==> flow/design.v <==
module GENCLK1K( 
		CLK1K, EN1K,
		CLK50M, RSTN
		);
   input CLK50M, RSTN;
   output reg CLK1K;
   output     EN1K;
   reg [7:0] CNT, next_cnt;
   reg next_clk1k;
   assign EN1K = (CNT == 8'd249) & ~CLK1K;
   always @(posedge CLK50M or negedge RSTN) begin
      if (!RSTN) begin
	 CLK1K <= 1'h0;
	 CNT <= 8'h0;
      end
      else begin
	 CNT <= next_cnt;
	 CLK1K <= next_clk1k;
      end
   end
   always @(*) begin
	next_cnt = (CNT == 8'd249) ? 8'd0 : CNT + 8'd1;
	next_clk1k = (CNT == 8'd249) ? ~CLK1K : CLK1K;
   end
endmodule
module GENCLK10K( 
		 CLK10K, EN10K,
		 CLK50M, RSTN
		 );
   input CLK50M;
   input RSTN;
   output reg CLK10K;
   output     EN10K;
   reg [4:0] CNT, next_cnt;
   reg        next_clk10k;
   assign EN10K = (CNT == 5'd24) & ~CLK10K;
   always @(posedge CLK50M, negedge RSTN) begin
      if (!RSTN) begin
         CNT <= 5'd1;
         CLK10K <= 1'b0;
      end
      else begin
         CNT <= next_cnt;
         CLK10K <= next_clk10k;
      end
   end
   always @(*) begin
      next_cnt = (CNT == 5'd24) ? 5'd1 : CNT + 5'd1;
      next_clk10k = (CNT == 5'd24) ? ~CLK10K : CLK10K;
   end
endmodule
module DEBOUNCE #(parameter SET = 1'b1)( 
		KEY_OUT,
		CLK, EN1K, RSTN, KEY_IN
		);
   input CLK, EN1K, RSTN;  
   input KEY_IN;
   output reg KEY_OUT;
   localparam STABLE_CNT = 50;
   reg [5:0]  CNT, next_cnt;
   reg 	      PREV_KEY_IN, next_key_out, next_prev_key_in;
   always @(posedge CLK or negedge RSTN) begin
      if (!RSTN) begin
	 CNT <= 5'h0;
	 KEY_OUT <= SET;
	 PREV_KEY_IN <= SET;
      end
      else if (EN1K) begin
	 CNT <= next_cnt;
	 KEY_OUT <= next_key_out;
	 PREV_KEY_IN <= next_prev_key_in;
      end
   end
   always @(*) begin
      next_cnt = CNT;
      next_key_out = KEY_OUT;
      next_prev_key_in = PREV_KEY_IN;
      if (KEY_IN == PREV_KEY_IN) begin
	 if (CNT < STABLE_CNT) begin
	    next_cnt = CNT + 5'd1;
	 end
	 else begin
	    next_key_out = KEY_IN;
	 end
      end
      else begin
	 next_prev_key_in = KEY_IN;
      end
   end
endmodule
module BCDCNTR #(parameter MAXL = 4'h5, parameter MAXR = 4'h9, parameter SETL = 4'h0, parameter SETR = 4'h0)( 
													     BCD, CARRY,
													     CLK, EN1K, RSTN, EN, SW1, BCD_SET
													     );
   input CLK, EN1K, RSTN, EN, SW1;  
   input [7:0] BCD_SET;
   output reg [7:0] BCD;
   output reg 	    CARRY;
   reg [3:0] 	    next_left_bcd, next_right_bcd;
   reg 		    next_carry;
   always @(posedge CLK or negedge RSTN) begin
      if (!RSTN) begin
	 BCD <= {SETL, SETR};
	 CARRY <= 1'h0;
      end
      else if (EN1K) begin
	 if (SW1) begin
	    BCD <= BCD_SET;
	    CARRY <= next_carry;
	 end
	 else begin
	    BCD <= {next_left_bcd, next_right_bcd};
	    CARRY <= next_carry;
	 end
      end
   end
   always @(*) begin
      if (EN) begin
	 if (BCD[7:4] == MAXL) begin
	    if (BCD[3:0] == MAXR) begin
	       next_left_bcd = SETL;
	       next_right_bcd = SETR;
	       next_carry = 1'b1;
	    end
	    else begin
	       next_left_bcd = BCD[7:4];
	       next_right_bcd = BCD[3:0] + 4'h1;
		   next_carry = 1'b0;
	    end
	 end
	 else begin
	    if (BCD[3:0] == 4'h9) begin
	       next_right_bcd = 4'h0;
	       next_left_bcd = BCD[7:4] + 4'h1;
		   next_carry = 1'b0;
	    end
	    else begin
	       next_right_bcd = BCD[3:0] + 4'h1;
	       next_left_bcd = BCD[7:4];
		   next_carry = 1'b0;
	    end
	 end
      end
      else begin
	 next_right_bcd = BCD[3:0];
	 next_left_bcd = BCD[7:4];
	 next_carry = 1'b0;
      end
   end
endmodule
module SW_BCDCNTR #(parameter MAXL = 4'h5, parameter MAXR = 4'h9, parameter SETL = 4'h0, parameter SETR = 4'h0)( 
														BCD, CARRY,
														CLK, EN1K, RSTN, EN
														);
   input CLK, EN1K, RSTN, EN;  
   output reg [7:0] BCD;
   output reg 	    CARRY;
   reg [3:0] 	    next_left_bcd, next_right_bcd;
   reg 		    next_carry;
   always @(posedge CLK or negedge RSTN) begin
      if (!RSTN) begin
	 BCD <= {SETL, SETR};
	 CARRY <= 1'h0;
      end
      else if (EN1K) begin
	 BCD <= {next_left_bcd, next_right_bcd};
	 CARRY <= next_carry;
      end
   end
   always @(*) begin
      if (EN) begin
	 if (BCD[7:4] == MAXL) begin
	    if (BCD[3:0] == MAXR) begin
	       next_left_bcd = SETL;
	       next_right_bcd = SETR;
	       next_carry = 1'b1;
	    end
	    else begin
	       next_left_bcd = BCD[7:4];
	       next_right_bcd = BCD[3:0] + 4'h1;
		   next_carry = 1'b0;
	    end
	 end
	 else begin
	    if (BCD[3:0] == 4'h9) begin
	       next_right_bcd = 4'h0;
	       next_left_bcd = BCD[7:4] + 4'h1;
		   next_carry = 1'b0;
	    end
	    else begin
	       next_right_bcd = BCD[3:0] + 4'h1;
	       next_left_bcd = BCD[7:4];
		   next_carry = 1'b0;
	    end
	 end
      end
      else begin
	 next_right_bcd = BCD[3:0];
	 next_left_bcd = BCD[7:4];
	 next_carry = 1'b0;
      end
   end
endmodule
module DIGITCLOCK( 
		  SEC, MIN, HOUR, DAY,
		  CLK, EN1K, RSTN, SW1, SW2, SW3, SEC_SET, MIN_SET, HOUR_SET, DAY_SET,
		  SW_SEC, SW_MIN, SW_HOUR, SW_DAY
		  );
   input CLK, EN1K, RSTN, SW1, SW2, SW3;  
   input [7:0] SEC_SET, MIN_SET, HOUR_SET, DAY_SET;
   input [7:0] SW_SEC, SW_MIN, SW_HOUR, SW_DAY;
   output [7:0] SEC, MIN, HOUR, DAY;
   reg [9:0] 	CNT, next_cnt;
   reg 		EN, next_en;
   wire [7:0] 	NORMAL_SEC, NORMAL_MIN, NORMAL_HOUR, NORMAL_DAY;
   wire 	CARRY_SEC, CARRY_MIN, CARRY_HOUR, CARRY_DAY;
   assign DAY = (SW2 == 1'b1) ? SW_DAY : NORMAL_DAY;
   assign HOUR = (SW2 == 1'b1) ? SW_HOUR : NORMAL_HOUR;
   assign MIN = (SW2 == 1'b1) ? SW_MIN : NORMAL_MIN;
   assign SEC = (SW2 == 1'b1) ? SW_SEC : NORMAL_SEC;
   BCDCNTR #(.MAXL(4'h3), .MAXR(4'h1), .SETL(4'h0), .SETR(4'h1))
   UDAY ( 
	 .BCD				(NORMAL_DAY),
	 .CARRY				(CARRY_DAY),
	 .CLK				(CLK),
	 .EN1K				(EN1K),
	 .RSTN				(RSTN),
	 .EN				(CARRY_HOUR),
	 .SW1				(SW1),
	 .BCD_SET			(DAY_SET));
   BCDCNTR #(.MAXL(4'h2), .MAXR(4'h3), .SETL(4'h0), .SETR(4'h0))
   UHOUR ( 
	  .BCD				(NORMAL_HOUR),
	  .CARRY			(CARRY_HOUR),
	  .CLK			(CLK),
	 .EN1K			(EN1K),
	  .RSTN				(RSTN),
	  .EN				(CARRY_MIN),
	  .SW1				(SW1),
	  .BCD_SET			(HOUR_SET));
   BCDCNTR #(.MAXL(4'h5), .MAXR(4'h9), .SETL(4'h0), .SETR(4'h0))
   UMIN ( 
	 .BCD				(NORMAL_MIN),
	 .CARRY				(CARRY_MIN),
	 .CLK				(CLK),
	 .EN1K				(EN1K),
	 .RSTN				(RSTN),
	 .EN				(CARRY_SEC),
	 .SW1				(SW1),
	 .BCD_SET			(MIN_SET));
   BCDCNTR #(.MAXL(4'h5), .MAXR(4'h9), .SETL(4'h0), .SETR(4'h0))
   USEC ( 
	 .BCD				(NORMAL_SEC),
	 .CARRY				(CARRY_SEC),
	 .CLK				(CLK),
	 .EN1K				(EN1K),
	 .RSTN				(RSTN),
	 .EN				(EN),
	 .SW1				(SW1),
	 .BCD_SET			(SEC_SET));
   always @(posedge CLK or negedge RSTN) begin
      if (!RSTN) begin
	 CNT <= 10'h0;
	 EN <= 1'h0;
      end
      else if (EN1K) begin
	 CNT <= next_cnt;
	 EN <= next_en;
      end
   end
   always @(*) begin
      if (SW1) begin
         next_cnt = CNT;
         next_en  = 1'b0;
      end
      else begin
	 if (SW3) begin
            next_cnt = (CNT >= 10'd9) ? 10'd0 : CNT + 10'd1;
            next_en  = (CNT >= 10'd9) ? 1'd1 : 1'd0;
	 end
	 else begin
            next_cnt = (CNT >= 10'd998) ? 10'd0 : CNT + 10'd1;
            next_en  = (CNT >= 10'd998) ? 1'd1 : 1'd0;
	 end
      end
   end
endmodule
module STOPWATCH( 
		 SW_SEC, SW_MIN, SW_HOUR, SW_DAY,
		 CLK, EN1K, RSTN, SW3, KEY3
		 );
   input CLK, EN1K, RSTN, SW3, KEY3;  
   output [7:0] SW_SEC, SW_MIN, SW_HOUR, SW_DAY;
   reg [9:0] 	CNT, next_cnt;
   reg 		EN, next_en;
   reg 		STATE, next_state;
   reg [1:0] 	KEY3_SYNC, next_key3_sync;
   wire 	CARRY_SEC, CARRY_MIN, CARRY_HOUR, CARRY_DAY;
   localparam STOP = 1'b0;
   localparam START = 1'b1;
   SW_BCDCNTR #(.MAXL(4'h3), .MAXR(4'h1), .SETL(4'h0), .SETR(4'h0))
   SWDAY ( 
	  .BCD				(SW_DAY),
	  .CARRY			(CARRY_DAY),
	  .CLK			(CLK),
	 .EN1K			(EN1K),
	  .RSTN				(RSTN),
	  .EN				(CARRY_HOUR));
   SW_BCDCNTR #(.MAXL(4'h2), .MAXR(4'h3), .SETL(4'h0), .SETR(4'h0))
   SWHOUR ( 
	   .BCD				(SW_HOUR),
	   .CARRY			(CARRY_HOUR),
	   .CLK			(CLK),
	 .EN1K			(EN1K),
	   .RSTN			(RSTN),
	   .EN				(CARRY_MIN));
   SW_BCDCNTR #(.MAXL(4'h5), .MAXR(4'h9), .SETL(4'h0), .SETR(4'h0))
   SWMIN ( 
	  .BCD				(SW_MIN),
	  .CARRY			(CARRY_MIN),
	  .CLK			(CLK),
	 .EN1K			(EN1K),
	  .RSTN				(RSTN),
	  .EN				(CARRY_SEC));
   SW_BCDCNTR #(.MAXL(4'h5), .MAXR(4'h9), .SETL(4'h0), .SETR(4'h0))
   SWSEC ( 
	  .BCD				(SW_SEC),
	  .CARRY			(CARRY_SEC),
	  .CLK			(CLK),
	 .EN1K			(EN1K),
	  .RSTN				(RSTN),
	  .EN				(EN));
   always @(posedge CLK or negedge RSTN) begin
      if (!RSTN) begin
	 CNT <= 10'h0;
	 EN <= 1'h0;
	 STATE <= STOP;
	 KEY3_SYNC <= 2'b11;
      end
      else if (EN1K) begin
	 CNT <= next_cnt;
	 EN <= next_en;
	 STATE <= next_state;
	 KEY3_SYNC <= next_key3_sync;
      end
   end
   always @(*) begin
      next_cnt = CNT;
      next_en = EN;
      next_state = STATE;
      next_key3_sync = {KEY3_SYNC[0], KEY3};
      if (KEY3_SYNC == 2'b10) begin
	 next_state = (STATE == START) ? STOP : START;
      end
      else begin
	 case (STATE)
	   STOP : begin
	      next_cnt = CNT;
	      next_en = EN;
	      next_state = STATE;
	   end
	   START : begin
	      if (SW3) begin
		 next_cnt = (CNT >= 10'd9) ? 10'd0 : CNT + 10'd1;
		 next_en = (CNT >= 10'd9) ? 1'd1 : 1'd0;
		 next_state = STATE;
	      end
	      else begin
		 next_cnt = (CNT >= 10'd998) ? 10'd0 : CNT + 10'd1;
		 next_en = (CNT >= 10'd998) ? 1'd1 : 1'd0;
		 next_state = STATE;
	      end
	   end
	 endcase
      end
   end
endmodule
module MANSET( 
	      SEC_SET, MIN_SET, HOUR_SET, DAY_SET,
	      CLK, EN1K, RSTN, SW1, KEY1, KEY2, KEY3, PREV_SEC, PREV_MIN, PREV_HOUR,
	      PREV_DAY
	      );
   input CLK, EN1K, RSTN;  
   input SW1, KEY1, KEY2, KEY3;
   input [7:0] PREV_SEC, PREV_MIN, PREV_HOUR, PREV_DAY;
   output reg [7:0] SEC_SET, MIN_SET, HOUR_SET, DAY_SET;
   reg [1:0] 	    SEL, next_sel;
   reg [7:0] 	    next_sec_set, next_min_set, next_hour_set, next_day_set;
   reg [1:0] 	    KEY1_SYNC, KEY2_SYNC, KEY3_SYNC;
   reg [1:0]  next_key1_sync, next_key2_sync, next_key3_sync;
   localparam SEC_SEL = 2'b00;
   localparam MIN_SEL = 2'b01;
   localparam HOUR_SEL = 2'b10;
   localparam DAY_SEL = 2'b11;
   always @(posedge CLK or negedge RSTN) begin
      if (!RSTN) begin
	 DAY_SET <= 8'h1;
	 HOUR_SET <= 8'h0;
	 MIN_SET <= 8'h0;
	 SEC_SET <= 8'h0;
	 SEL <= 2'b00;
	 KEY1_SYNC <= 2'b11;
	 KEY2_SYNC <= 2'b11;
	 KEY3_SYNC <= 2'b11;
      end
      else if (EN1K) begin
	 DAY_SET <= next_day_set;
	 HOUR_SET <= next_hour_set;
	 MIN_SET <= next_min_set;
	 SEC_SET <= next_sec_set;
	 SEL <= next_sel;
	 KEY1_SYNC <= next_key1_sync;
	 KEY2_SYNC <= next_key2_sync;
	 KEY3_SYNC <= next_key3_sync;
      end
   end
   always @(*) begin
   next_key1_sync = {KEY1_SYNC[0], KEY1};
   next_key2_sync = {KEY2_SYNC[0], KEY2};
   next_key3_sync = {KEY3_SYNC[0], KEY3};
      if (SW1) begin
	  next_sel = SEL;
		next_sec_set = SEC_SET;
		next_min_set = MIN_SET;
		next_hour_set = HOUR_SET;
		next_day_set = DAY_SET;
	 if (KEY3_SYNC == 2'b10) begin
	    next_sel = (SEL == DAY_SEL) ? SEC_SEL : SEL + 2'b01;
	 end
	 else if (KEY2_SYNC == 2'b10) begin
	    case (SEL) 
	      SEC_SEL : begin
			if (SEC_SET[7:4] == 4'h5) begin
				if (SEC_SET[3:0] == 4'h9) begin
					next_sec_set[7:4] = 4'h0;
					next_sec_set[3:0] = 4'h0;
				end
				else begin
					next_sec_set[7:4] = SEC_SET[7:4];
					next_sec_set[3:0] = SEC_SET[3:0] + 4'h1;
				end
			end
			else begin
				if (SEC_SET[3:0] == 4'h9) begin
					next_sec_set[3:0] = 4'h0;
					next_sec_set[7:4] = SEC_SET[7:4] + 4'h1;
				end
				else begin
					next_sec_set[3:0] = SEC_SET[3:0] + 4'h1;
					next_sec_set[7:4] = SEC_SET[7:4];
				end
			end
		  end
	      MIN_SEL : begin
			if (MIN_SET[7:4] == 4'h5) begin
				if (MIN_SET[3:0] == 4'h9) begin
					next_min_set[7:4] = 4'h0;
					next_min_set[3:0] = 4'h0;
				end
				else begin
					next_min_set[7:4] = MIN_SET[7:4];
					next_min_set[3:0] = MIN_SET[3:0] + 4'h1;
				end
			end
			else begin
				if (MIN_SET[3:0] == 4'h9) begin
					next_min_set[3:0] = 4'h0;
					next_min_set[7:4] = MIN_SET[7:4] + 4'h1;
				end
				else begin
					next_min_set[3:0] = MIN_SET[3:0] + 4'h1;
					next_min_set[7:4] = MIN_SET[7:4];
				end
			end
		  end
	      HOUR_SEL : begin
			if (HOUR_SET[7:4] == 4'h2) begin
				if (HOUR_SET[3:0] == 4'h3) begin
					next_hour_set[7:4] = 4'h0;
					next_hour_set[3:0] = 4'h0;
				end
				else begin
					next_hour_set[7:4] = HOUR_SET[7:4];
					next_hour_set[3:0] = HOUR_SET[3:0] + 4'h1;
				end
			end
			else begin
				if (HOUR_SET[3:0] == 4'h9) begin
					next_hour_set[3:0] = 4'h0;
					next_hour_set[7:4] = HOUR_SET[7:4] + 4'h1;
				end
				else begin
					next_hour_set[3:0] = HOUR_SET[3:0] + 4'h1;
					next_hour_set[7:4] = HOUR_SET[7:4];
				end
			end
		  end
	      DAY_SEL : begin
			if (DAY_SET[7:4] == 4'h3) begin
				if (DAY_SET[3:0] == 4'h1) begin
					next_day_set[7:4] = 4'h0;
					next_day_set[3:0] = 4'h1;
				end
				else begin
					next_day_set[7:4] = DAY_SET[7:4];
					next_day_set[3:0] = DAY_SET[3:0] + 4'h1;
				end
			end
			else begin
				if (DAY_SET[3:0] == 4'h9) begin
					next_day_set[3:0] = 4'h0;
					next_day_set[7:4] = DAY_SET[7:4] + 4'h1;
				end
				else begin
					next_day_set[3:0] = DAY_SET[3:0] + 4'h1;
					next_day_set[7:4] = DAY_SET[7:4];
				end
			end
		  end
	    endcase
	 end
	 else if (KEY1_SYNC == 2'b10) begin
	    case (SEL) 
	      SEC_SEL : begin
			if (SEC_SET[7:4] == 4'h0) begin
				if (SEC_SET[3:0] == 4'h0) begin
					next_sec_set[7:4] = 4'h5;
					next_sec_set[3:0] = 4'h9;
				end
				else begin
					next_sec_set[7:4] = SEC_SET[7:4];
					next_sec_set[3:0] = SEC_SET[3:0] - 4'h1;
				end
			end
			else begin
				if (SEC_SET[3:0] == 4'h0) begin
					next_sec_set[3:0] = 4'h9;
					next_sec_set[7:4] = SEC_SET[7:4] - 4'h1;
				end
				else begin
					next_sec_set[3:0] = SEC_SET[3:0] - 4'h1;
					next_sec_set[7:4] = SEC_SET[7:4];
				end
			end
		  end
	      MIN_SEL : begin
			if (MIN_SET[7:4] == 4'h0) begin
				if (MIN_SET[3:0] == 4'h0) begin
					next_min_set[7:4] = 4'h5;
					next_min_set[3:0] = 4'h9;
				end
				else begin
					next_min_set[7:4] = MIN_SET[7:4];
					next_min_set[3:0] = MIN_SET[3:0] - 4'h1;
				end
			end
			else begin
				if (MIN_SET[3:0] == 4'h0) begin
					next_min_set[3:0] = 4'h9;
					next_min_set[7:4] = MIN_SET[7:4] - 4'h1;
				end
				else begin
					next_min_set[3:0] = MIN_SET[3:0] - 4'h1;
					next_min_set[7:4] = MIN_SET[7:4];
				end
			end
		  end
	      HOUR_SEL : begin
			if (HOUR_SET[7:4] == 4'h0) begin
				if (HOUR_SET[3:0] == 4'h0) begin
					next_hour_set[7:4] = 4'h2;
					next_hour_set[3:0] = 4'h3;
				end
				else begin
					next_hour_set[7:4] = HOUR_SET[7:4];
					next_hour_set[3:0] = HOUR_SET[3:0] - 4'h1;
				end
			end
			else begin
				if (HOUR_SET[3:0] == 4'h0) begin
					next_hour_set[3:0] = 4'h9;
					next_hour_set[7:4] = HOUR_SET[7:4] - 4'h1;
				end
				else begin
					next_hour_set[3:0] = HOUR_SET[3:0] - 4'h1;
					next_hour_set[7:4] = HOUR_SET[7:4];
				end
			end
		  end
	      DAY_SEL : begin
			if (DAY_SET[7:4] == 4'h0) begin
				if (DAY_SET[3:0] == 4'h1) begin
					next_day_set[7:4] = 4'h3;
					next_day_set[3:0] = 4'h1;
				end
				else begin
					next_day_set[7:4] = DAY_SET[7:4];
					next_day_set[3:0] = DAY_SET[3:0] - 4'h1;
				end
			end
			else begin
				if (DAY_SET[3:0] == 4'h0) begin
					next_day_set[3:0] = 4'h9;
					next_day_set[7:4] = DAY_SET[7:4] - 4'h1;
				end
				else begin
					next_day_set[3:0] = DAY_SET[3:0] - 4'h1;
					next_day_set[7:4] = DAY_SET[7:4];
				end
			end
		  end
	    endcase
	 end
      end
	  else begin
		next_sel = SEC_SEL;
		next_sec_set = PREV_SEC;
		next_min_set = PREV_MIN;
		next_hour_set = PREV_HOUR;
		next_day_set = PREV_DAY;
	  end
   end
endmodule
module DISPLAY7SEG( 
		   SEG,
		   OUT, PWM_ACT
		   );
   input [3:0] OUT;
   input       PWM_ACT;
   output reg [6:0] SEG;
   always @(*) begin
      case (OUT)
	4'h0 : SEG = (PWM_ACT) ? 7'b1000000 : 7'b1111111;
	4'h1 : SEG = (PWM_ACT) ? 7'b1111001 : 7'b1111111;
	4'h2 : SEG = (PWM_ACT) ? 7'b0100100 : 7'b1111111;
	4'h3 : SEG = (PWM_ACT) ? 7'b0110000 : 7'b1111111;
	4'h4 : SEG = (PWM_ACT) ? 7'b0011001 : 7'b1111111;
	4'h5 : SEG = (PWM_ACT) ? 7'b0010010 : 7'b1111111;
	4'h6 : SEG = (PWM_ACT) ? 7'b0000010 : 7'b1111111;
	4'h7 : SEG = (PWM_ACT) ? 7'b1111000 : 7'b1111111;
	4'h8 : SEG = (PWM_ACT) ? 7'b0000000 : 7'b1111111;
	4'h9 : SEG = (PWM_ACT) ? 7'b0010000 : 7'b1111111;
	default : SEG = 7'b1111111;
      endcase
   end
endmodule
module KNOCK_LED ( 
		  ALARM, LED,
		  CLK, EN1K, RSTN, SW3, KNOCK
		  );
   input CLK, EN1K, RSTN;  
   input SW3, KNOCK;
   output reg ALARM;
   output reg [17:0] LED;
   reg [9:0] 	     ONE_SEC_CNT, next_one_sec_cnt;
   reg [5:0] 	     SEC_CNT, next_sec_cnt;
   reg [4:0] 	     MIN_REMAIN, next_min_remain;
   reg 		     TIMER_EN, next_timer_en;
   reg 		     KNOCK_D, next_knock_d;
   reg 		     KNOCK_FALL, next_knock_fall;
   reg 		     ALARM_PULSE, next_alarm_pulse;
   reg 		     next_alarm;
   reg [17:0] 	     next_led;
   always @(posedge CLK or negedge RSTN) begin
      if (!RSTN) begin
	 ALARM <= 1'h0;
	 KNOCK_D <= 1'h1;
	 KNOCK_FALL <= 1'h0;
	 LED <= 18'h0;
	 MIN_REMAIN <= 5'h0;
	 ONE_SEC_CNT <= 10'h0;
	 SEC_CNT <= 6'h0;
	 TIMER_EN <= 1'h0;
	 ALARM_PULSE <= 1'b0;
      end
      else if (EN1K) begin
	 ALARM <= next_alarm;
	 LED <= next_led;
	 ONE_SEC_CNT <= next_one_sec_cnt;
	 SEC_CNT <= next_sec_cnt;
	 MIN_REMAIN <= next_min_remain;
	 TIMER_EN <= next_timer_en;
	 KNOCK_D <= next_knock_d;
	 KNOCK_FALL <= next_knock_fall;
	 ALARM_PULSE <= next_alarm_pulse;
      end
   end
   always @(*) begin
      next_knock_d = KNOCK;
      next_knock_fall = KNOCK_D & ~KNOCK;
      next_alarm = 1'b0;
	  next_led = (MIN_REMAIN == 5'd0) ? 18'd0 : (18'b1 << MIN_REMAIN) - 18'b1;
      next_one_sec_cnt = ONE_SEC_CNT;
      next_sec_cnt = SEC_CNT;
      next_min_remain = MIN_REMAIN;
      next_timer_en = TIMER_EN;
      next_alarm_pulse = 1'b0;
	  if (KNOCK_FALL) begin
		next_timer_en = 1'b1;
		next_min_remain = (MIN_REMAIN < 5'd19) ? MIN_REMAIN + 5'd1 : MIN_REMAIN;
	  end
	  else begin
		if (TIMER_EN) begin
			if (SW3) begin
				if (ONE_SEC_CNT >= 10'd9) begin
					if (MIN_REMAIN != 5'd0) begin
						if (SEC_CNT == 6'd00) begin
							next_sec_cnt = 6'd59;
							next_min_remain = MIN_REMAIN - 5'd1;
							next_one_sec_cnt = 10'd0;
						end
						else begin
							next_sec_cnt = SEC_CNT - 6'd1;
							next_one_sec_cnt = 10'd0;
						end
					end
					else begin
						if (SEC_CNT == 6'd00) begin
							next_timer_en = 1'b0;
							next_alarm_pulse = 1'b1;
							next_sec_cnt = 6'd0;
							next_one_sec_cnt = 10'd0;
						end
						else begin
							next_sec_cnt = SEC_CNT - 6'd1;
							next_one_sec_cnt = 10'd0;
						end
					end
				end
				else begin
					next_one_sec_cnt = ONE_SEC_CNT + 10'd1;
				end
			end
			else begin
				if (ONE_SEC_CNT >= 10'd999) begin
					if (MIN_REMAIN != 5'd0) begin
						if (SEC_CNT == 6'd00) begin
							next_sec_cnt = 6'd59;
							next_min_remain = MIN_REMAIN - 5'd1;
							next_one_sec_cnt = 10'd0;
						end
						else begin
							next_sec_cnt = SEC_CNT - 6'd1;
							next_one_sec_cnt = 10'd0;
						end
					end
					else begin
						if (SEC_CNT == 6'd00) begin
							next_timer_en = 1'b0;
							next_alarm_pulse = 1'b1;
							next_sec_cnt = 6'd0;
							next_one_sec_cnt = 10'd0;
						end
						else begin
							next_sec_cnt = SEC_CNT - 6'd1;
							next_one_sec_cnt = 10'd0;
						end
					end
				end
				else begin
					next_one_sec_cnt = ONE_SEC_CNT + 10'd1;
				end
			end
		end
		else begin
			next_alarm = (ALARM_PULSE == 1'b1) ? 1'b1 : 1'b0;
		end
	  end
   end
endmodule
module KNOCK_LED_ALARM( 
	     BUZ_OUT,
	     CLK, EN1K, RSTN, ALARM
	     );
   input CLK, EN1K, RSTN;  
   input ALARM;
   output reg BUZ_OUT;
   parameter IDLE = 1'b0;
   parameter BUZ = 1'b1;
   reg 	      STATE, next_state;
   reg 	      next_buz_out;
   reg 	      CLK500, next_clk500;
   reg [6:0]  BEEP_CNT1, next_beep_cnt1;
   reg [8:0]  BEEP_CNT2, next_beep_cnt2;
   reg [2:0]  ALARM_DONE, next_alarm_done;
   always @(posedge CLK or negedge RSTN) begin
      if (!RSTN) begin
	 ALARM_DONE <= 3'h0;
	 BEEP_CNT1 <= 7'h0;
	 BEEP_CNT2 <= 9'h0;
	 BUZ_OUT <= 1'h0;
	 CLK500 <= 1'h0;
	 STATE <= 1'h0;
      end
      else if (EN1K) begin
	 STATE <= next_state;
	 BUZ_OUT <= next_buz_out;
	 CLK500 <= next_clk500;
	 BEEP_CNT1 <= next_beep_cnt1;
	 BEEP_CNT2 <= next_beep_cnt2;
	 ALARM_DONE <= next_alarm_done;
      end
   end
   always @(*) begin
      next_clk500 = ~CLK500;
      case (STATE) 
	IDLE : begin
	   if (ALARM) begin
	      next_state = BUZ;
	      next_buz_out = 1'b0;
	      next_beep_cnt1 = 7'b0;
	      next_beep_cnt2 = 9'd0;
	      next_alarm_done = 3'd0;
	   end
	   else begin
	      next_state = IDLE;
	      next_buz_out = 1'b0;
	      next_beep_cnt1 = 7'b0;
	      next_beep_cnt2 = 8'b0;
	      next_alarm_done = 3'd0;
	   end
	end
	BUZ : begin
	   if (ALARM_DONE == 3'd4) begin
	      next_state = IDLE;
	      next_buz_out = 1'b0;
	      next_beep_cnt1 = 7'd0;
	      next_beep_cnt2 = 9'd0;
	      next_alarm_done = 3'd0;
	   end
	   else begin
	      if (BEEP_CNT2 >= 9'd4) begin
		 next_state = BUZ;
		 next_buz_out = 1'b0;
		 next_beep_cnt1 = 7'd0;
		 next_beep_cnt2 = (BEEP_CNT2 == 9'd511) ? 9'd0 : BEEP_CNT2 + 9'd1;
		 next_alarm_done = (BEEP_CNT2 == 9'd511) ? ALARM_DONE + 3'd1 : ALARM_DONE;
	      end
	      else begin
		 if (BEEP_CNT1 >= 7'd64) begin
		    next_state = BUZ;
		    next_buz_out = CLK500;
		    next_beep_cnt1 = (BEEP_CNT1 == 7'd127) ? 7'd0 : BEEP_CNT1 + 7'd1;
		    next_beep_cnt2 = (BEEP_CNT1 == 7'd127) ? BEEP_CNT2 + 9'd1 : BEEP_CNT2;
		    next_alarm_done = ALARM_DONE;
		 end
		 else begin
		    next_state = BUZ;
		    next_buz_out = 1'b0;
		    next_beep_cnt1 = BEEP_CNT1 + 7'd1;
		    next_beep_cnt2 = BEEP_CNT2;
		    next_alarm_done = ALARM_DONE;
		 end
	      end
	   end
	end
	default : begin
	   next_state = IDLE;
	   next_buz_out = 1'b0;
	   next_beep_cnt1 = 7'd0;
	   next_beep_cnt2 = 3'd0;
	   next_alarm_done = 1'b0;
	end
      endcase
   end
endmodule
module FIRE_DETECT( 
		   FIRE_ALARM,
		   CLK, EN1K, RSTN, SENSOR
		   );
   input CLK, EN1K, RSTN;  
   input SENSOR;
   output reg FIRE_ALARM;
   reg 	  next_fire_alarm;
   always @(posedge CLK or negedge RSTN) begin
      if (!RSTN) begin
	 FIRE_ALARM <= 1'h0;
      end
      else if (EN1K) begin
	 FIRE_ALARM <= next_fire_alarm;
      end
   end
   always @(*) begin
      next_fire_alarm = (SENSOR) ? 1'b1 : 1'b0;
   end
endmodule
module FIRE_ALARM( 
		       BUZ_OUT, FIRE_VALID,
		       CLK, EN1K, RSTN, FIRE_ALARM, KNOCK
		       );
   input CLK, EN1K, RSTN;  
   input FIRE_ALARM, KNOCK;
   output reg BUZ_OUT, FIRE_VALID;
   parameter IDLE = 1'b0;
   parameter BUZ = 1'b1;
   reg 	      STATE, next_state;
   reg 	      next_buz_out;
	reg         next_fire_valid;
   reg 	      CLK500, next_clk500;
   reg 	      KNOCK_D, next_knock_d;
   reg 	      KNOCK_FALL, next_knock_fall;
   reg [8:0]  BEEP_CNT, next_beep_cnt;
   always @(posedge CLK or negedge RSTN) begin
      if (!RSTN) begin
	 BEEP_CNT <= 8'h0;
	 BUZ_OUT <= 1'h0;
	 FIRE_VALID <= 1'h0;
	 CLK500 <= 1'h0;
	 KNOCK_D <= 1'h0;
	 KNOCK_FALL <= 1'h0;
	 STATE <= 1'h0;
      end
      else if (EN1K) begin
	 STATE <= next_state;
	 BUZ_OUT <= next_buz_out;
	 FIRE_VALID <= next_fire_valid;
	 CLK500 <= next_clk500;
	 BEEP_CNT <= next_beep_cnt;
	 KNOCK_D <= next_knock_d;
	 KNOCK_FALL <= next_knock_fall;
      end
   end
   always @(*) begin
      next_clk500 = ~CLK500;
      next_knock_d = KNOCK;
      next_knock_fall = KNOCK_D & ~KNOCK;
		next_fire_valid = FIRE_VALID;
      case (STATE) 
	IDLE : begin
	   if (FIRE_ALARM) begin
	      next_state = BUZ;
	      next_buz_out = 1'b0;
	      next_beep_cnt = 8'b0;
			next_fire_valid = 1'b1;
	   end
	   else begin
	      next_state = IDLE;
	      next_buz_out = 1'b0;
	      next_beep_cnt = 8'b0;
			next_fire_valid = 1'b0;
	   end
	end
	BUZ : begin
	   if (KNOCK_FALL) begin
	      next_state = IDLE;
	      next_buz_out = 1'b0;
	      next_beep_cnt = 8'd0;
			next_fire_valid = 1'b0;
	   end
	   else begin
	      if (BEEP_CNT >= 9'd256) begin
		 next_state = BUZ;
		 next_buz_out = CLK500;
		 next_beep_cnt = (BEEP_CNT == 8'd128) ? 8'd0 : BEEP_CNT + 8'd1;
	      end
	      else begin
		 next_state = BUZ;
		 next_buz_out = 1'b0;
		 next_beep_cnt = BEEP_CNT + 8'd1;
	      end
	   end
	end
	default : begin
	   next_state = IDLE;
	   next_buz_out = 1'b0;
	   next_beep_cnt = 8'd0;
	end
      endcase
   end
endmodule
module ROT_PWMGEN ( 
		   PWM_ACT,
		   CLK, EN10K, RSTN, SW5, ROT_A, ROT_B
		   );
   input CLK, EN10K, RSTN, SW5;
   input ROT_A, ROT_B;
   output reg PWM_ACT;
   reg [7:0]  brightness;
   reg [1:0]  prev_state;
   reg [7:0]  pwm_counter;
   wire [1:0] current_state = {ROT_A, ROT_B};
   always @(posedge CLK or negedge RSTN) begin
		if (!RSTN) begin
			brightness <= 8'd255;
		end
		else if (EN10K) begin
		if (SW5) begin
      case ({prev_state, current_state})
        4'b0001, 4'b0111, 4'b1110, 4'b1000: begin
           if (brightness <= 8'd247)
             brightness <= brightness + 8'd8;
           else
             brightness <= 8'd255;
        end
        4'b0010, 4'b0100, 4'b1101, 4'b1011: begin
           if (brightness >= 8'd8)
             brightness <= brightness - 8'd8;
           else
             brightness <= 8'd0;
        end
        default: brightness <= brightness;
      endcase
		end
		else begin
			brightness <= brightness;
		end
		end
   end
   always @(posedge CLK) begin
      if (EN10K) prev_state <= current_state;
   end
   always @(posedge CLK or negedge RSTN) begin
      if (!RSTN) begin
	 pwm_counter <= 8'b0;
      end
      else if (EN10K) begin
	 pwm_counter <= (pwm_counter == 8'd255) ? 8'd0 : pwm_counter + 8'd1;
      end
   end
   always @(posedge CLK or negedge RSTN) begin
      if (!RSTN) begin
	 PWM_ACT <= 1'b1;
      end
      else if (EN10K) begin
	 if (pwm_counter < brightness) PWM_ACT <= 1'b1;
	 else PWM_ACT <= 1'b0;
      end
   end
endmodule
module CLOCK_TOP( 
	   SEG0, SEG1, SEG2, SEG3, SEG4, SEG5, SEG6, SEG7, LED, BUZ_OUT,
	   CLK50M, KEY1, KEY2, KEY3, SW0, SW1, SW2, SW3, SW4, SW5, KNOCK,
	   SENSOR, ROT_A, ROT_B
	   );
   input CLK50M, KEY1, KEY2, KEY3, SW0, SW1, SW2, SW3, SW4, SW5, KNOCK, SENSOR, ROT_A, ROT_B;
   output [6:0] SEG0, SEG1, SEG2, SEG3, SEG4, SEG5, SEG6, SEG7;
   output [17:0] LED;
   output 	 BUZ_OUT;
   wire 	 CLK1K, CLK10K, EN1K, EN10K, CLEAN_KEY1, CLEAN_KEY2, CLEAN_KEY3, CLEAN_SW1, CLEAN_SW2, CLEAN_SW3, CLEAN_SW4, CLEAN_SW5, ALARM, FIRE_ALARM, FIRE_VALID, PWM_ACT, FIRE_BUZ, KNOCK_LED_BUZ;
   wire [7:0] 	 SEC, MIN, HOUR, DAY;
   wire [7:0] 	 SEC_SET, MIN_SET, HOUR_SET, DAY_SET;
   wire [7:0] 	 SW_SEC, SW_MIN, SW_HOUR, SW_DAY;
   assign BUZ_OUT = (FIRE_VALID) ? FIRE_BUZ : KNOCK_LED_BUZ;
   GENCLK1K
     UGENCLK1K
       ( 
	.RSTN				(SW0),
	.CLK1K				(CLK1K),
	.EN1K				(EN1K),
	.CLK50M				(CLK50M));
   GENCLK10K
     UGENCLK10K
       ( 
	.RSTN					(SW0),
	.CLK10K				(CLK10K),
	.EN10K				(EN10K),
	.CLK50M				(CLK50M));
   DEBOUNCE #(.SET(1'b1))
   UDEBOUNCE_KEY1
     ( 
      .KEY_OUT				(CLEAN_KEY1),
      .KEY_IN				(KEY1),
      .RSTN				(SW0),
      .CLK				(CLK50M),
      .EN1K				(EN1K));
   DEBOUNCE #(.SET(1'b1))
   UDEBOUNCE_KEY2
     ( 
      .KEY_OUT				(CLEAN_KEY2),
      .KEY_IN				(KEY2),
      .RSTN				(SW0),
      .CLK				(CLK50M),
      .EN1K				(EN1K));
   DEBOUNCE #(.SET(1'b1))
   UDEBOUNCE_KEY3
     ( 
      .KEY_OUT				(CLEAN_KEY3),
      .KEY_IN				(KEY3),
      .RSTN				(SW0),
      .CLK				(CLK50M),
      .EN1K				(EN1K));
   DEBOUNCE #(.SET(1'b0))
   UDEBOUNCE_SW1
     ( 
      .KEY_OUT				(CLEAN_SW1),
      .KEY_IN				(SW1),
      .RSTN				(SW0),
      .CLK				(CLK50M),
      .EN1K				(EN1K));
   DEBOUNCE #(.SET(1'b0))
   UDEBOUNCE_SW2
     ( 
      .KEY_OUT				(CLEAN_SW2),
      .KEY_IN				(SW2),
      .RSTN				(SW0),
      .CLK				(CLK50M),
      .EN1K				(EN1K));
   DEBOUNCE #(.SET(1'b0))
   UDEBOUNCE_SW3
     ( 
      .KEY_OUT				(CLEAN_SW3),
      .KEY_IN				(SW3),
      .RSTN				(SW0),
      .CLK				(CLK50M),
      .EN1K				(EN1K));
   DEBOUNCE #(.SET(1'b0))
   UDEBOUNCE_SW4
     ( 
      .KEY_OUT				(CLEAN_SW4),
      .KEY_IN				(SW4),
      .RSTN				(SW0),
      .CLK				(CLK50M),
      .EN1K				(EN1K));
   DEBOUNCE #(.SET(1'b0))
   UDEBOUNCE_SW5
     ( 
      .KEY_OUT				(CLEAN_SW5),
      .KEY_IN				(SW5),
      .RSTN				(SW0),
      .CLK				(CLK50M),
      .EN1K				(EN1K));
   DIGITCLOCK
     UDIGITCLOCK
       ( 
	.SEC					(SEC[7:0]),
	.MIN					(MIN[7:0]),
	.HOUR					(HOUR[7:0]),
	.DAY					(DAY[7:0]),
	.SEC_SET				(SEC_SET[7:0]),
	.MIN_SET				(MIN_SET[7:0]),
	.HOUR_SET				(HOUR_SET[7:0]),
	.DAY_SET				(DAY_SET[7:0]),
	.SW_SEC				(SW_SEC[7:0]),
	.SW_MIN				(SW_MIN[7:0]),
	.SW_HOUR				(SW_HOUR[7:0]),
	.SW_DAY				(SW_DAY[7:0]),
	.RSTN				(SW0),
	.CLK				(CLK50M),
	.EN1K				(EN1K),
	.SW1				(CLEAN_SW1),
	.SW2				(CLEAN_SW2),
	.SW3				(CLEAN_SW3));
   DISPLAY7SEG
     URSEC7SEG
       ( 
	.SEG				(SEG0[6:0]),
	.OUT				(SEC[3:0]),
	.PWM_ACT			(PWM_ACT));
   DISPLAY7SEG
     ULSEC7SEG
       ( 
	.SEG				(SEG1[6:0]),
	.OUT				(SEC[7:4]),
	.PWM_ACT			(PWM_ACT));
   DISPLAY7SEG
     URMIN7SEG
       ( 
	.SEG				(SEG2[6:0]),
	.OUT				(MIN[3:0]),
	.PWM_ACT			(PWM_ACT));
   DISPLAY7SEG
     ULMIN7SEG
       ( 
	.SEG				(SEG3[6:0]),
	.OUT				(MIN[7:4]),
	.PWM_ACT			(PWM_ACT));
   DISPLAY7SEG
     URHOUR7SEG
       ( 
	.SEG				(SEG4[6:0]),
	.OUT				(HOUR[3:0]),
	.PWM_ACT			(PWM_ACT));
   DISPLAY7SEG
     ULHOUR7SEG
       ( 
	.SEG				(SEG5[6:0]),
	.OUT				(HOUR[7:4]),
	.PWM_ACT			(PWM_ACT));
   DISPLAY7SEG
     URDAY7SEG
       ( 
	.SEG				(SEG6[6:0]),
	.OUT				(DAY[3:0]),
	.PWM_ACT			(PWM_ACT));
   DISPLAY7SEG
     ULDAY7SEG
       ( 
	.SEG				(SEG7[6:0]),
	.OUT				(DAY[7:4]),
	.PWM_ACT			(PWM_ACT));
   MANSET
     UMANSET
       ( 
	.SEC_SET				(SEC_SET[7:0]),
	.MIN_SET				(MIN_SET[7:0]),
	.HOUR_SET				(HOUR_SET[7:0]),
	.DAY_SET				(DAY_SET[7:0]),
	.KEY1					(CLEAN_KEY1),
	.KEY2					(CLEAN_KEY2),
	.KEY3					(CLEAN_KEY3),
	.PREV_SEC				(SEC[7:0]),
	.PREV_MIN				(MIN[7:0]),
	.PREV_HOUR				(HOUR[7:0]),
	.PREV_DAY				(DAY[7:0]),
	.RSTN				(SW0),
	.CLK				(CLK50M),
	.EN1K				(EN1K),
	.SW1				(CLEAN_SW1));
   STOPWATCH
     USTOPWATCH
       ( 
	.SW_SEC				(SW_SEC[7:0]),
	.SW_MIN				(SW_MIN[7:0]),
	.SW_HOUR				(SW_HOUR[7:0]),
	.SW_DAY				(SW_DAY[7:0]),
	.KEY3					(CLEAN_KEY3),
	.RSTN (CLEAN_SW2),
	.CLK				(CLK50M),
	.EN1K				(EN1K),
	.SW3				(CLEAN_SW3));
   KNOCK_LED_ALARM
     UALARM
       ( 
	.BUZ_OUT			(KNOCK_LED_BUZ),
	.CLK				(CLK50M),
	.EN1K				(EN1K),
	.RSTN					(SW0),
	.ALARM				(ALARM));
   KNOCK_LED
     UKNOCK
       ( 
	.LED					(LED[17:0]),
	.ALARM				(ALARM),
	.CLK				(CLK50M),
	.EN1K				(EN1K),
	.RSTN					(CLEAN_SW4),
	.SW3				(CLEAN_SW3),
	.KNOCK				(KNOCK));
   FIRE_DETECT
     UFIRE_DETECT
       ( 
	.FIRE_ALARM				(FIRE_ALARM),
	.CLK					(CLK50M),
	.EN1K					(EN1K),
	.RSTN					(SW0),
	.SENSOR				(SENSOR));
   FIRE_ALARM
     UFIRE_ALARM
       ( 
	.BUZ_OUT				(FIRE_BUZ),
	.FIRE_VALID       (FIRE_VALID),
	.CLK					(CLK50M),
	.EN1K					(EN1K),
	.RSTN					(SW0),
	.FIRE_ALARM				(FIRE_ALARM),
	.KNOCK					(KNOCK));
   ROT_PWMGEN
     UROT_PWMGEN
       ( 
	.RSTN					(SW0),
	.PWM_ACT			(PWM_ACT),
	.CLK				(CLK50M),
	.EN10K				(EN10K),
	.SW5				(CLEAN_SW5),
	.ROT_A				(ROT_A),
	.ROT_B				(ROT_B));
endmodule
---- From RTL to reports: CLOCK_TOP ----
Tool output for the design above, in the order of the flow.
Line numbers count from 1 in the design file above.
Not given: n/a
inputs
  top module .............................. CLOCK_TOP
  clock port .............................. CLK50M
  cell library ............................ sky130hd
  corner .................................. tt_025C_1v80

---- After elaboration ----
Source: Yosys, flattened and elaborated, memories not mapped. Widths are those after wreduce. Registers that Yosys merges into a memory's read port (data or address) are not register bits. Print and check cells do not count. Equal cells are merged and count once.
storage and ports
  output and inout bits ................... 75
  input port bits ......................... 14
  word-level cells ........................ 720
  bits in registers ....................... 315
cells by class
  bitwise logic cells ..................... 31
  magnitude comparators ................... 21
  $add $sub $neg .......................... 57
  muxes and demuxes ....................... 251
  eq/ne operators ......................... 166
  reduce/logical cells .................... 98
  shifts and indexed selects .............. 1
operator list
  operator                                                     number
  case mux 7 bit (select 10 bit)                               8
  2-to-1 mux 8 bit                                             44
  2-to-1 mux 4 bit                                             76
  == test 4 x 3 -> 1 bit with constant B                       40
  == test 4 bit with constant B                                32
  == test 4 x 2 -> 1 bit with constant B                       26
  2-to-1 mux 10 bit                                            10
  adder 4 x 1 -> 4 bit with constant B                         24
  2-to-1 mux 7 bit                                             11
  AND reduction 3 bit                                          25
  2-to-1 mux 9 bit                                             8
  logical NOT 4 bit                                            16
  2-to-1 mux 1 bit                                             58
  == test 4 x 1 -> 1 bit with constant B                       12
  adder 6 x 1 -> 6 bit with constant B                         8
  < comparator 6 bit with constant B                           8
  2-to-1 mux 5 bit                                             9
  2-to-1 mux 6 bit                                             7
  AND reduction 2 bit                                          19
  case mux 9 bit (select 2 bit)                                2
  subtractor 4 x 1 -> 4 bit with constant B                    8
  adder 10 x 1 -> 10 bit with constant B                       3
  greater-or-equal comparator 10 bit with constant B           3
  greater-or-equal comparator 10 x 4 -> 1 bit with constant B  3
  != test 3 bit with constant B                                10
  != test 5 bit with constant B                                6
  AND reduction 5 bit                                          6
  inverter 1 bit                                               27
Not listed: further kinds 54, cells in them 116.

---- Depth ----
Depth = most cells in a row (Yosys ltp): at word level without a register or memory, in the mapped netlist without a sequential cell, where the memories' decode and read muxes count.
depth
  word-level depth ........................ 8
  ABC_AREA ................................ 0
  gate-level depth with buffers ........... 11
  depth with buffers taken out ............ 9

---- After synthesis ----
Source: synth_stat.txt of the flow (Yosys; design flattened, memories mapped). It holds for the ABC_AREA given above (unset counts as 0); a run with the other value may have another netlist.
The area totals of this step are shown rounded.
cells by type
  cell                       number  area in all (um2)
  sky130_fd_sc_hd__dfrtp_1   286     7.16E+03
  sky130_fd_sc_hd__o21ai_0   251     1.26E+03
  sky130_fd_sc_hd__nand2_1   325     1,219.92
  sky130_fd_sc_hd__ha_1      83      1.04E+03
  sky130_fd_sc_hd__dfstp_2   25      656.88
  sky130_fd_sc_hd__a21oi_1   123     615.59
  sky130_fd_sc_hd__nor2_1    144     540.518
  sky130_fd_sc_hd__mux2i_1   49      490.47
  sky130_fd_sc_hd__xnor2_1   56      490.47
  sky130_fd_sc_hd__mux2_2    42      472.954
  sky130_fd_sc_hd__nand3_1   78      390.374
  sky130_fd_sc_hd__xor2_1    42      367.853
  sky130_fd_sc_hd__inv_1     80      300.288
  sky130_fd_sc_hd__clkbuf_1  70      262.752
  sky130_fd_sc_hd__nor3_1    46      230.221
  sky130_fd_sc_hd__nand4_1   33      206.448
  sky130_fd_sc_hd__a31oi_1   31      193.936
  sky130_fd_sc_hd__nand2b_1  29      181.424
Not listed: further types 70, cells in them 393.
mapped netlist
  flip-flop cells ......................... 313
  mapped area ............................. 19,200 um2
  buffer cells ............................ 107
  area of sequential cells ................ 7,870 um2
  standard cells after synthesis .......... 2,186
The figures by module come from a second, unflattened synthesis with its own total; it is not the netlist above.
second synthesis, totals
  cells (unflattened synthesis) ........... 2,241
  area total of the unflattened synthesis .. 21,000 um2
Rows give one instance, submodules left out.
by module
  module                                        cells  instances  seq. area (um2)  area (um2)
  MANSET                                        426    1          1,010            3,590
  KNOCK_LED                                     264    1          1,100            2,460
  DEBOUNCE #(SET=0)                             32     5          200              404
  DISPLAY7SEG                                   32     8          0.0              194
  KNOCK_LED_ALARM                               136    1          551              1,330
  DEBOUNCE #(SET=1)                             32     3          203              407
  BCDCNTR #(MAXL=5, MAXR=9, SETL=0, SETR=0)     67     2          225              602
  ROT_PWMGEN                                    115    1          444              1,100
  DIGITCLOCK                                    109    1          275              1,050
  SW_BCDCNTR #(MAXL=5, MAXR=9, SETL=0, SETR=0)  41     2          225              462
  STOPWATCH                                     80     1          353              800
  FIRE_ALARM                                    67     1          375              688
  BCDCNTR #(MAXL=3, MAXR=1, SETL=0, SETR=1)     68     1          226              602
  BCDCNTR #(MAXL=2, MAXR=3, SETL=0, SETR=0)     69     1          225              599
Further modules, not shown: 6.

---- Path before layout ----
OpenSTA on the mapped netlist: ideal clock, no wires. The path of least setup slack (recovery checks aside). Input and output delay are each 20% of the period. Register names are those of the netlist, which keeps one name where synthesis merged equal registers.
timing after synthesis
  path type ............................... reg2out
  start point ............................. reg UDEBOUNCE_SW2.KEY_OUT
  end point ............................... out SEG4[2]
  buffers on the path ..................... 3
  slack ................................... 12,887 ps
  time at the first pin ................... 0 ps
  output delay ............................ 4,000 ps
  data required time ...................... 16,000 ps
  driving pins on the path ................ 7
  arrival time ............................ 3,113 ps
  path delay .............................. 3,113 ps
  clock period ............................ 20,000 ps
  synthesis period reached ................ 7,113 ps
"path delay" is the arrival time less input delay plus setup time.
A path that ends at an output port has no setup time.
"driving pins on the path": output pins that drive a net of the path, with the launching flip-flop's if there is one; two outputs of one cell count as two.
"synthesis period reached" is the clock period less the worst setup slack; recovery checks do not enter. This is arithmetic on one report: input and output delays are still those of the set period (20% each).
Between the ends stands the longest chain of elaborated cells between them, by number of cells; it is not shown to be the way that was timed. Of several equally long chains one is given.
Each line given opens the expression or statement behind the cell; cells for indexed reads and writes are added by Yosys, which also makes memories of some case tables.
on the way, after synthesis
  cell sequence ........................... sky130_fd_sc_hd__dfrtp_1 -> sky130_fd_sc_hd__clkbuf_1 -> sky130_fd_sc_hd__buf_2 -> sky130_fd_sc_hd__buf_1 -> sky130_fd_sc_hd__mux2i_1 -> sky130_fd_sc_hd__a21oi_1 -> sky130_fd_sc_hd__o21ai_0
  cells in the longest elaborated chain ... 3
  elaborated cells between the ends (all ways) .. 12
  source lines of those cells ............. 2
  those cells by class .................... 9 x eq/ne; 2 x mux; 1 x reduce/logical
ends and longest elaborated chain, after synthesis
  item                            line  text
  start, declared                 58    output reg KEY_OUT;
  start, assigned                 65    KEY_OUT <= SET;
  start, assigned                 70    KEY_OUT <= next_key_out;
  2-to-1 mux 8 bit                218   assign HOUR = (SW2 == 1'b1) ? SW_HOUR : NORMAL_HOUR;
  == test 4 bit                   632   case (OUT)
  case mux 7 bit (select 10 bit)  632
  end, declared                   1036  output [6:0] SEG0, SEG1, SEG2, SEG3, SEG4, SEG5, SEG6, SEG7;

---- Path in the finished layout ----
Path of least setup slack in the final report of run 1 (OpenROAD, finished layout, wires in). Where an end is a register, its clock arrival counts in the times.
The path's times are printed in steps of 10 ps; the period is the one set.
timing after layout
  path type ............................... reg2out
  start point ............................. reg UDEBOUNCE_SW2.KEY_OUT
  end point ............................... out SEG3[3]
  data required time ...................... 9,840 ps
  buffers on the path ..................... 3
  time at the first pin ................... 550 ps
  output delay ............................ 2,460 ps
  clock period ............................ 12,300 ps
  driving pins on the path ................ 9
  slack ................................... 5,130 ps
  arrival time ............................ 4,710 ps
Between the ends stands the longest chain of elaborated cells between them, by number of cells; it is not shown to be the way that was timed. Of several equally long chains one is given.
on the way, after layout
  cell sequence ........................... sky130_fd_sc_hd__dfrtp_4 -> sky130_fd_sc_hd__buf_4 -> sky130_fd_sc_hd__buf_4 -> sky130_fd_sc_hd__mux2i_1 -> sky130_fd_sc_hd__and2_1 -> sky130_fd_sc_hd__nand2_1 -> sky130_fd_sc_hd__o21a_1 -> sky130_fd_sc_hd__o221ai_1 -> sky130_fd_sc_hd__clkdlybuf4s50_1
  cells in the longest elaborated chain ... 3
  elaborated cells between the ends (all ways) .. 12
  source lines of those cells ............. 2
  those cells by class .................... 9 x eq/ne; 2 x mux; 1 x reduce/logical
ends and longest elaborated chain, after layout
  item                            line  text
  start, declared                 58    output reg KEY_OUT;
  start, assigned                 65    KEY_OUT <= SET;
  start, assigned                 70    KEY_OUT <= next_key_out;
  2-to-1 mux 8 bit                219   assign MIN = (SW2 == 1'b1) ? SW_MIN : NORMAL_MIN;
  == test 4 bit                   632   case (OUT)
  case mux 7 bit (select 10 bit)  632
  end, declared                   1036  output [6:0] SEG0, SEG1, SEG2, SEG3, SEG4, SEG5, SEG6, SEG7;

Subject: flow runs of CLOCK_TOP

Hi,

Flow measurements of CLOCK_TOP on sky130hd: 6 stored runs with different settings, listed in no order. Input and output delays are each 20% of the period that was set; the output load is 0.01 pF.
"worst path time": the worst setup path's part of the clock period (all of it between registers, 20% less for each end at a port) less its slack. A launch clock that arrives late makes it longer, a capture clock that arrives late makes it shorter.
"overall power" rests on the timing tool's default activity at the inputs, not on a simulated workload.
"worst path time" is known to 10 ps.
The results are shown rounded.

---- run 1 ----
settings
  ABC_AREA = 0
  CAP_MARGIN = 30
  CELL_PAD_IN_SITES_DETAIL_PLACEMENT = 2
  CORE_ASPECT_RATIO = 1.86
  CORE_MARGIN = 9
  CORE_UTILIZATION = 32
  CTS_CLUSTER_SIZE = 93
  GPL_ROUTABILITY_DRIVEN = 0
  HOLD_SLACK_MARGIN = 0.16
  MAX_ROUTING_LAYER = met5
  MIN_ROUTING_LAYER = met1
  PLACE_DENSITY = 0.39
  SETUP_SLACK_MARGIN = 0.86
  TNS_END_PERCENT = 10
  period_ns = 12.3
  SLEW_MARGIN = 20
results
  overall power ........................... 2.20 mW
  final utilization ....................... 37.0 %
  worst path time ......................... 4,710 ps
  critical path kind ...................... reg2out
  area of the standard cells in the finished layout .. 22,000 um2
  total negative slack .................... 0 ps
  overall die area ........................ 69,500 um2
  worst setup slack after layout .......... 5,130 ps
  Yosys chip area after synthesis ......... 19,200 um2

---- run 2 ----
settings
  CELL_PAD_IN_SITES_DETAIL_PLACEMENT = 1
  CORE_ASPECT_RATIO = 1.02
  CORE_MARGIN = 9
  CORE_UTILIZATION = 36
  CTS_CLUSTER_SIZE = 62
  GPL_ROUTABILITY_DRIVEN = 0
  MAX_ROUTING_LAYER = met4
  PLACE_DENSITY = 0.82
  SETUP_SLACK_MARGIN = 0.53
  TNS_END_PERCENT = 50
  period_ns = 8.28
  CAP_MARGIN = 20
  SLEW_MARGIN = 20
results
  total negative slack .................... 0 ps
  final utilization ....................... 41.9 %
  Yosys chip area after synthesis ......... 19,200 um2
  overall power ........................... 3.29 mW
  worst setup slack after layout .......... 2,280 ps
  area of the standard cells in the finished layout .. 21,800 um2
  worst path time ......................... 4,350 ps
  critical path kind ...................... reg2out
  overall die area ........................ 61,900 um2

---- run 3 ----
settings
  CELL_PAD_IN_SITES_DETAIL_PLACEMENT = 1
  CORE_ASPECT_RATIO = 1.02
  CORE_MARGIN = 9
  CORE_UTILIZATION = 34
  CTS_CLUSTER_SIZE = 62
  GPL_ROUTABILITY_DRIVEN = 0
  MAX_ROUTING_LAYER = met4
  PLACE_DENSITY = 0.82
  SETUP_SLACK_MARGIN = 0.53
  TNS_END_PERCENT = 50
  period_ns = 11.7
  CAP_MARGIN = 20
  SLEW_MARGIN = 20
results
  final utilization ....................... 39.4 %
  total negative slack .................... 0 ps
  overall power ........................... 2.34 mW
  worst setup slack after layout .......... 4,940 ps
  worst path time ......................... 4,420 ps
  critical path kind ...................... reg2out
  overall die area ........................ 65,300 um2
  area of the standard cells in the finished layout .. 21,900 um2
  Yosys chip area after synthesis ......... 19,200 um2

---- run 4 ----
settings
  ABC_AREA = 0
  CAP_MARGIN = 30
  CORE_ASPECT_RATIO = 1.86
  CORE_MARGIN = 9
  CORE_UTILIZATION = 32
  CTS_CLUSTER_SIZE = 93
  HOLD_SLACK_MARGIN = 0.07
  MAX_ROUTING_LAYER = met4
  MIN_ROUTING_LAYER = met1
  PLACE_DENSITY = 0.39
  SETUP_SLACK_MARGIN = 0.86
  TNS_END_PERCENT = 10
  period_ns = 12.3
  SLEW_MARGIN = 20
results
  total negative slack .................... 0 ps
  Yosys chip area after synthesis ......... 19,200 um2
  overall power ........................... 2.20 mW
  worst setup slack after layout .......... 5,430 ps
  final utilization ....................... 37.0 %
  worst path time ......................... 4,410 ps
  critical path kind ...................... reg2out
  overall die area ........................ 69,500 um2
  area of the standard cells in the finished layout .. 22,000 um2

---- run 5 ----
settings
  ABC_AREA = 0
  CAP_MARGIN = 35
  CORE_MARGIN = 4
  CORE_UTILIZATION = 69
  CTS_CLUSTER_SIZE = 36
  MIN_ROUTING_LAYER = met2
  PLACE_DENSITY = 0.65
  SETUP_SLACK_MARGIN = 1.21
  period_ns = 5.34
  SLEW_MARGIN = 20
results
  final utilization ....................... 79.4 %
  overall die area ........................ 30,500 um2
  overall power ........................... 4.81 mW
  total negative slack .................... 0 ps
  worst path time ......................... 3,060 ps
  critical path kind ...................... reg2out
  area of the standard cells in the finished layout .. 21,600 um2
  Yosys chip area after synthesis ......... 19,200 um2
  worst setup slack after layout .......... 1,210 ps

---- run 6 ----
settings
  ABC_AREA = 1
  CAP_MARGIN = 35
  CORE_ASPECT_RATIO = 1.86
  CORE_MARGIN = 9
  CORE_UTILIZATION = 32
  CTS_CLUSTER_SIZE = 93
  HOLD_SLACK_MARGIN = 0.07
  MAX_ROUTING_LAYER = met5
  MIN_ROUTING_LAYER = met1
  PLACE_DENSITY = 0.39
  SETUP_SLACK_MARGIN = 0.86
  TNS_END_PERCENT = 10
  period_ns = 12.3
  SLEW_MARGIN = 20
results
  worst setup slack after layout .......... 5,750 ps
  final utilization ....................... 37.1 %
  total negative slack .................... 0 ps
  overall power ........................... 2.25 mW
  area of the standard cells in the finished layout .. 23,900 um2
  overall die area ........................ 74,800 um2
  Yosys chip area after synthesis ......... 20,800 um2
  worst path time ......................... 4,090 ps
  critical path kind ...................... reg2out

Regards
